==> flow/design.v <==
`timescale 1ns / 1ps
module rrc_filter #(
	parameter WIDTH = 9
)(
	input logic clk,
	input logic rst,
	input logic signed [WIDTH-1:0] filter_in,
	output logic signed [WIDTH-1:0] filter_out
);
	logic signed [WIDTH-1:0] shift_reg_out [0:31];
	logic signed [2*WIDTH-1:0] mul_sum [0:32];
	logic signed [23:0] acc_sum;
	integer i;
	always @(posedge clk or posedge rst) begin
		if(rst) begin
			for(i = 0; i < 32; i=i+1) begin
				shift_reg_out[i] <= 9'b0;
			end
		end
		else begin
			shift_reg_out[0] <= filter_in;
			for(i = 0; i < 31; i=i+1) begin
				shift_reg_out[i+1] <= shift_reg_out[i];
			end
		end
	end
	multiplier_9b #(.WIDTH(9)) MUL0(.mul_in(filter_in), .coefficient(9'd0), .mul_out(mul_sum[0]));
	multiplier_9b #(.WIDTH(9)) MUL1(.mul_in(shift_reg_out[0]), .coefficient(-9'd1), .mul_out(mul_sum[1]));
	multiplier_9b #(.WIDTH(9)) MUL2(.mul_in(shift_reg_out[1]), .coefficient(9'd1),.mul_out(mul_sum[2]));
	multiplier_9b #(.WIDTH(9)) MUL3(.mul_in(shift_reg_out[2]), .coefficient(9'd0),.mul_out(mul_sum[3]));
	multiplier_9b #(.WIDTH(9)) MUL4(.mul_in(shift_reg_out[3]), .coefficient(-9'd1),.mul_out(mul_sum[4]));
	multiplier_9b #(.WIDTH(9)) MUL5(.mul_in(shift_reg_out[4]), .coefficient(9'd2),.mul_out(mul_sum[5]));
	multiplier_9b #(.WIDTH(9)) MUL6(.mul_in(shift_reg_out[5]), .coefficient(9'd0),.mul_out(mul_sum[6]));
	multiplier_9b #(.WIDTH(9)) MUL7(.mul_in(shift_reg_out[6]), .coefficient(-9'd2),.mul_out(mul_sum[7]));
	multiplier_9b #(.WIDTH(9)) MUL8(.mul_in(shift_reg_out[7]), .coefficient(9'd2),.mul_out(mul_sum[8]));
	multiplier_9b #(.WIDTH(9)) MUL9(.mul_in(shift_reg_out[8]), .coefficient(9'd0),.mul_out(mul_sum[9]));
	multiplier_9b #(.WIDTH(9)) MUL10(.mul_in(shift_reg_out[9]), .coefficient(-9'd6),.mul_out(mul_sum[10]));
	multiplier_9b #(.WIDTH(9)) MUL11(.mul_in(shift_reg_out[10]), .coefficient(9'd8),.mul_out(mul_sum[11]));
	multiplier_9b #(.WIDTH(9)) MUL12(.mul_in(shift_reg_out[11]), .coefficient(9'd10),.mul_out(mul_sum[12]));
	multiplier_9b #(.WIDTH(9)) MUL13(.mul_in(shift_reg_out[12]), .coefficient(-9'd28),.mul_out(mul_sum[13]));
	multiplier_9b #(.WIDTH(9)) MUL14(.mul_in(shift_reg_out[13]), .coefficient(-9'd14),.mul_out(mul_sum[14]));
	multiplier_9b #(.WIDTH(9)) MUL15(.mul_in(shift_reg_out[14]), .coefficient(9'd111),.mul_out(mul_sum[15]));
	multiplier_9b #(.WIDTH(9)) MUL16(.mul_in(shift_reg_out[15]), .coefficient(9'd196),.mul_out(mul_sum[16]));
	multiplier_9b #(.WIDTH(9)) MUL17(.mul_in(shift_reg_out[16]), .coefficient(9'd111),.mul_out(mul_sum[17]));
	multiplier_9b #(.WIDTH(9)) MUL18(.mul_in(shift_reg_out[17]), .coefficient(-9'd14),.mul_out(mul_sum[18]));
	multiplier_9b #(.WIDTH(9)) MUL19(.mul_in(shift_reg_out[18]), .coefficient(-9'd28),.mul_out(mul_sum[19]));
	multiplier_9b #(.WIDTH(9)) MUL20(.mul_in(shift_reg_out[19]), .coefficient(9'd10),.mul_out(mul_sum[20]));
	multiplier_9b #(.WIDTH(9)) MUL21(.mul_in(shift_reg_out[20]), .coefficient(9'd8),.mul_out(mul_sum[21]));
	multiplier_9b #(.WIDTH(9)) MUL22(.mul_in(shift_reg_out[21]), .coefficient(-9'd6),.mul_out(mul_sum[22]));
	multiplier_9b #(.WIDTH(9)) MUL23(.mul_in(shift_reg_out[22]), .coefficient(9'd0),.mul_out(mul_sum[23]));
	multiplier_9b #(.WIDTH(9)) MUL24(.mul_in(shift_reg_out[23]), .coefficient(9'd2),.mul_out(mul_sum[24]));
	multiplier_9b #(.WIDTH(9)) MUL25(.mul_in(shift_reg_out[24]), .coefficient(-9'd2),.mul_out(mul_sum[25]));
	multiplier_9b #(.WIDTH(9)) MUL26(.mul_in(shift_reg_out[25]), .coefficient(9'd0),.mul_out(mul_sum[26]));
	multiplier_9b #(.WIDTH(9)) MUL27(.mul_in(shift_reg_out[26]), .coefficient(9'd2),.mul_out(mul_sum[27]));
	multiplier_9b #(.WIDTH(9)) MUL28(.mul_in(shift_reg_out[27]), .coefficient(-9'd1),.mul_out(mul_sum[28]));
	multiplier_9b #(.WIDTH(9)) MUL29(.mul_in(shift_reg_out[28]), .coefficient(9'd0),.mul_out(mul_sum[29]));
	multiplier_9b #(.WIDTH(9)) MUL30(.mul_in(shift_reg_out[29]), .coefficient(9'd1),.mul_out(mul_sum[30]));
	multiplier_9b #(.WIDTH(9)) MUL31(.mul_in(shift_reg_out[30]), .coefficient(-9'd1),.mul_out(mul_sum[31]));
	multiplier_9b #(.WIDTH(9)) MUL32(.mul_in(shift_reg_out[31]), .coefficient(9'd0),.mul_out(mul_sum[32]));
	always_comb begin : accumulate_sum
		acc_sum = mul_sum[0] + mul_sum[1] + mul_sum[2] + mul_sum[3] + mul_sum[4] + 
		mul_sum[5] + mul_sum[6] + mul_sum[7] + mul_sum[8] + mul_sum[9] + 
		mul_sum[10] + mul_sum[11] + mul_sum[12] + mul_sum[13] + mul_sum[14] + 
		mul_sum[15] + mul_sum[16] + mul_sum[17] + mul_sum[18] + mul_sum[19] + 
		mul_sum[20] + mul_sum[21] + mul_sum[22] + mul_sum[23] + mul_sum[24] + 
		mul_sum[25] + mul_sum[26] + mul_sum[27] + mul_sum[28] + mul_sum[29] + 
		mul_sum[30] + mul_sum[31] + mul_sum[32];  
	end
	logic signed [15:0] trunc_frac_sum;
	assign trunc_frac_sum = acc_sum[23:8];
	always_ff @( posedge clk or posedge rst ) begin : blockName
		if(rst) begin
			filter_out <= 0;
		end
		else if(trunc_frac_sum > 255) begin
			filter_out <= 255;
		end
		else if(trunc_frac_sum < -256) begin
			filter_out <= -256;
		end
		else begin
			filter_out <= trunc_frac_sum;
		end
	end
endmodule
module multiplier_9b #(
	parameter WIDTH = 9
)(
	input logic signed [WIDTH-1:0] mul_in,
	input logic signed [WIDTH-1:0] coefficient,
	output logic signed [2*WIDTH-1:0] mul_out
);
	assign mul_out = mul_in * coefficient;
endmodule
* Step by step through the tools: rrc_filter
What the tools print for rrc_filter, step after step. Line numbers count from 1 in the design file above. Operators: Yosys type, input widths -> output width; for muxes data width and select width s. Cell names lack the library's common part. A cell with -- has no value.
Inputs: design top rrc_filter, clock clk, cell library sky130hd, corner tt_025C_1v80

* Word level
Counts by Yosys on the flattened word-level netlist (proc, flatten, opt, wreduce). Print and check cells are left out. Cells with the same type and inputs are merged into one.
Word-level totals: register bits 288, bits of input ports 11, word-level cells 77
Cells by class: $add $sub $neg 30, multiply operators 11, $lt $le $gt $ge 2, mux-type cells 2
Operators with widths (number):
- $add 24x18->24 | 13
- $mul 9x4->13 const B | 6
- $mul 9x8->17 const B | 2
- $mul 9x7->16 const B | 1
- $mul 9x3->12 const B | 2
- $neg 9->18 | 4
- $add 24x10->24 | 2
- $add 24x12->24 | 2
- $neg 9->17 | 2
- $add 23x13->24 | 1
- $add 24x9->24 | 1
- $add 22x10->23 | 1
- $add 21x18->22 | 1
- $add 20x10->21 | 1
- $add 19x18->20 | 1
- $add 18x9->19 | 1
- $mux 9 | 2
- $gt 16x9->1 const B | 1
- $lt 16x9->1 const B | 1

* Depth
Depth = most cells in a row (Yosys ltp): at word level without a register or memory, in the mapped netlist without a sequential cell, where the memories' decode and read muxes count.
Depth: depth in word-level cells 28, ABC_AREA 1, gate-level depth with buffers 48

* Synthesis result
The flow's flattened synthesis, as Yosys stat reports it; memories are mapped. The netlist is that of the ABC_AREA named above (0 if unset); the other value can give another one. Totals and module areas in this step are rounded.
Cells by type:
- fa_1 | number 409, area in all 8.19E+03 um^2
- dfrtp_1 | number 288, area in all 7.21E+03 um^2
- ha_1 | number 330, area in all 4128.96 um^2
- inv_1 | number 690, area in all 2.59E+03 um^2
- xor2_1 | number 89, area in all 779.498 um^2
- nand2_1 | number 168, area in all 630.605 um^2
- xnor2_1 | number 53, area in all 464.195 um^2
- a21oi_1 | number 91, area in all 455.437 um^2
- nor2_1 | number 62, area in all 232.723 um^2
- nand3_1 | number 34, area in all 170.163 um^2
- a21o_1 | number 20, area in all 150.144 um^2
- o21bai_1 | number 20, area in all 150.144 um^2
- o21ai_0 | number 25, area in all 125.12 um^2
- a31oi_1 | number 9, area in all 56.304 um^2
- nor3_1 | number 10, area in all 50.048 um^2
- nand2_2 | number 7, area in all 43.792 um^2
- nand4_1 | number 6, area in all 37.536 um^2
- a31o_2 | number 4, area in all 35.034 um^2
Not listed: further types 17, cells in them 29.
Mapped netlist: cells in the netlist 2344, cell area after synthesis 0.0257 mm^2, area of sequential cells 0.00721 mm^2, flip-flop cells 288

* Worst setup path after synthesis
Path of least setup slack by OpenSTA after synthesis, without wires, with an ideal clock, recovery checks aside; 20% of the period is set as input and as output delay. Where synthesis merged equal registers, the netlist keeps one of their names.
Path post-synthesis: path kind flip-flop to flip-flop, start point register shift_reg_out[14][8], end point register filter_out[0], period 10500 ps, setup time 120 ps, data arrival time 8899 ps, required time 10380 ps, slack 1481 ps, path delay 9019 ps, stages on the path 37, synthesis period reached 9019 ps
"path delay" = arrival - input delay + setup time. "stages on the path" counts driving pins, that of a launching flip-flop among them; a cell with two outputs on the path counts twice. "synthesis period reached" is the clock period less the worst setup slack; recovery checks do not enter. This is arithmetic on one report: input and output delays are still those of the set period (20% each). Between the ends stands the longest chain of elaborated cells between them, by number of cells; it is not shown to be the way that was timed. Of several equally long chains one is given. A line is the first line of the expression or statement that the cell stems from. Yosys adds cells for indexed reads and writes and turns some case tables into memories. A register here has more assigning lines than the two given.
Between the ends, post-synthesis: cells stage by stage dfrtp_1 -> inv_1 -> fa_1 -> inv_1 -> fa_1 -> fa_1 -> ha_1 -> nand2_1 -> a21oi_1 -> a211oi_1 -> nand2_1 -> a21oi_1 -> o31ai_1 -> xnor2_1 -> fa_1 -> fa_1 -> inv_1 -> fa_1 -> fa_1 -> inv_1 -> fa_1 -> inv_1 -> fa_1 -> inv_1 -> fa_1 -> inv_1 -> ha_1 -> nand2_1 -> nand2_1 -> o21bai_1 -> a21oi_2 -> nand2_2 -> a21oi_2 -> xor2_2 -> inv_1 -> nand2_2 -> nand2_1, cells in the longest elaborated chain 18, elaborated cells on any way between the ends 19, RTL lines with such cells 4
Ends and longest elaborated chain, post-synthesis:
- start: declaration | RTL line 10 | logic signed [WIDTH-1:0] shift_reg_out [0:31];
- start: assignment | RTL line 17 | shift_reg_out[i] <= 9'b0;
- start: assignment | RTL line 23 | shift_reg_out[i+1] <= shift_reg_out[i];
- $mul 9x8->17 | RTL line 93 | assign mul_out = mul_in * coefficient;
- $add 24x18->24 (6 in a row) | RTL line 61 | acc_sum = mul_sum[0] + mul_sum[1] + mul_sum[2] + mul_sum[3] + mul_sum[4] +
- $add 24x12->24 | RTL line 61
- $add 24x18->24 | RTL line 61
- $add 24x10->24 | RTL line 61
- $add 24x18->24 | RTL line 61
- $add 24x10->24 | RTL line 61
- $add 24x18->24 | RTL line 61
- $add 24x9->24 | RTL line 61
- $add 24x18->24 | RTL line 61
- $lt 16x9->1 | RTL line 78 | else if(trunc_frac_sum < -256) begin
- $mux 9 | RTL line 78
- $mux 9 | RTL line 75 | else if(trunc_frac_sum > 255) begin
- end: assignment | RTL line 79 | filter_out <= -256;
- end: assignment | RTL line 82 | filter_out <= trunc_frac_sum;
- end: declaration | RTL line 8 | output logic signed [WIDTH-1:0] filter_out

* Timing after layout
From the final timing report of run 1: the path of least setup slack in the routed layout; clock arrival at registers is part of the times. The path's times are printed in steps of 10 ps; the period is the one set.
Path post-layout: path kind flip-flop to flip-flop, start point register shift_reg_out[14][8], end point register filter_out[2], period 16800 ps, setup time 60 ps, data arrival time 11390 ps, required time 17320 ps, slack 5930 ps, stages on the path 39
Between the ends stands the longest chain of elaborated cells between them, by number of cells; it is not shown to be the way that was timed. Of several equally long chains one is given. A register here has more assigning lines than the two given.
Between the ends, post-layout: cells stage by stage dfrtp_1 -> inv_1 -> fa_1 -> inv_1 -> fa_1 -> fa_1 -> ha_1 -> nand2_1 -> a21oi_1 -> a211oi_1 -> nand2_1 -> a21oi_1 -> o31ai_1 -> xnor2_1 -> fa_1 -> fa_1 -> inv_1 -> fa_1 -> [... 3 more ...] -> inv_1 -> fa_1 -> inv_1 -> fa_1 -> inv_1 -> ha_1 -> nand2_2 -> nor4_1 -> nand2_1 -> nand2_2 -> nand2_1 -> nand2_1 -> nand2_1 -> nor2_1 -> nand2_1 -> nand2_2 -> nand2_1 -> nand2_1, cells in the longest elaborated chain 18, elaborated cells on any way between the ends 19, RTL lines with such cells 4
Ends and longest elaborated chain, post-layout:
- start: declaration | RTL line 10 | logic signed [WIDTH-1:0] shift_reg_out [0:31];
- start: assignment | RTL line 17 | shift_reg_out[i] <= 9'b0;
- start: assignment | RTL line 23 | shift_reg_out[i+1] <= shift_reg_out[i];
- $mul 9x8->17 | RTL line 93 | assign mul_out = mul_in * coefficient;
- $add 24x18->24 (6 in a row) | RTL line 61 | acc_sum = mul_sum[0] + mul_sum[1] + mul_sum[2] + mul_sum[3] + mul_sum[4] +
- $add 24x12->24 | RTL line 61
- $add 24x18->24 | RTL line 61
- $add 24x10->24 | RTL line 61
- $add 24x18->24 | RTL line 61
- $add 24x10->24 | RTL line 61
- $add 24x18->24 | RTL line 61
- $add 24x9->24 | RTL line 61
- $add 24x18->24 | RTL line 61
- $lt 16x9->1 | RTL line 78 | else if(trunc_frac_sum < -256) begin
- $mux 9 | RTL line 78
- $mux 9 | RTL line 75 | else if(trunc_frac_sum > 255) begin
- end: assignment | RTL line 79 | filter_out <= -256;
- end: assignment | RTL line 82 | filter_out <= trunc_frac_sum;
- end: declaration | RTL line 8 | output logic signed [WIDTH-1:0] filter_out

Design rrc_filter on sky130hd. What follows are 2 stored runs of the flow, each under its own settings; their order means nothing. The constraints put input and output delay at 20% of the set period each and load the outputs with 0.01 pF.
"allowed time less slack (worst setup path)" means the part of the period allowed to the worst setup path (the constraints hold back 20% at inputs and 20% at outputs) less its slack; where the path has registers, the arrival times of their clocks count too.
"allowed time less slack (worst setup path)" is known to 10 ps.
Measured values are rounded.

* Run 1 | settings: ABC_AREA 1; CELL_PAD_IN_SITES_DETAIL_PLACEMENT 2; CELL_PAD_IN_SITES_GLOBAL_PLACEMENT 1; CORE_ASPECT_RATIO 1.04; CORE_MARGIN 9; CORE_UTILIZATION 30; GPL_ROUTABILITY_DRIVEN 1; HOLD_SLACK_MARGIN -0.01; MAX_ROUTING_LAYER met4; MIN_ROUTING_LAYER met2; PLACE_DENSITY 0.42; SETUP_SLACK_MARGIN 1.72; TNS_END_PERCENT 60; period_ns 16.8; CAP_MARGIN 20; SLEW_MARGIN 20 | results: standard-cell area after routing 0.0287 mm^2; Yosys chip area after synthesis 0.0257 mm^2; total die area 0.0966 mm^2; allowed time less slack (worst setup path) 10870 ps; worst path kind flip-flop to flip-flop; final utilization 33.8%; worst hold slack in the final report 339 ps; worst setup slack after layout 5930 ps; total negative setup slack 0 ps
* Run 2 | settings: ABC_AREA 1; CELL_PAD_IN_SITES_DETAIL_PLACEMENT 2; CELL_PAD_IN_SITES_GLOBAL_PLACEMENT 1; CORE_ASPECT_RATIO 1.04; CORE_MARGIN 9; CORE_UTILIZATION 30; CTS_CLUSTER_DIAMETER 187; CTS_CLUSTER_SIZE 67; GPL_ROUTABILITY_DRIVEN 0; HOLD_SLACK_MARGIN -0.01; MAX_ROUTING_LAYER met4; MIN_ROUTING_LAYER met1; PLACE_DENSITY_LB_ADDON 0.1; SLEW_MARGIN 0; TNS_END_PERCENT 65; period_ns 16.8; CAP_MARGIN 20 | results: standard-cell area after routing 0.0277 mm^2; Yosys chip area after synthesis 0.0257 mm^2; total die area 0.0966 mm^2; allowed time less slack (worst setup path) 10490 ps; worst path kind flip-flop to flip-flop; final utilization 32.6%; worst hold slack in the final report 281 ps; worst setup slack after layout 6310 ps; total negative setup slack 0 ps
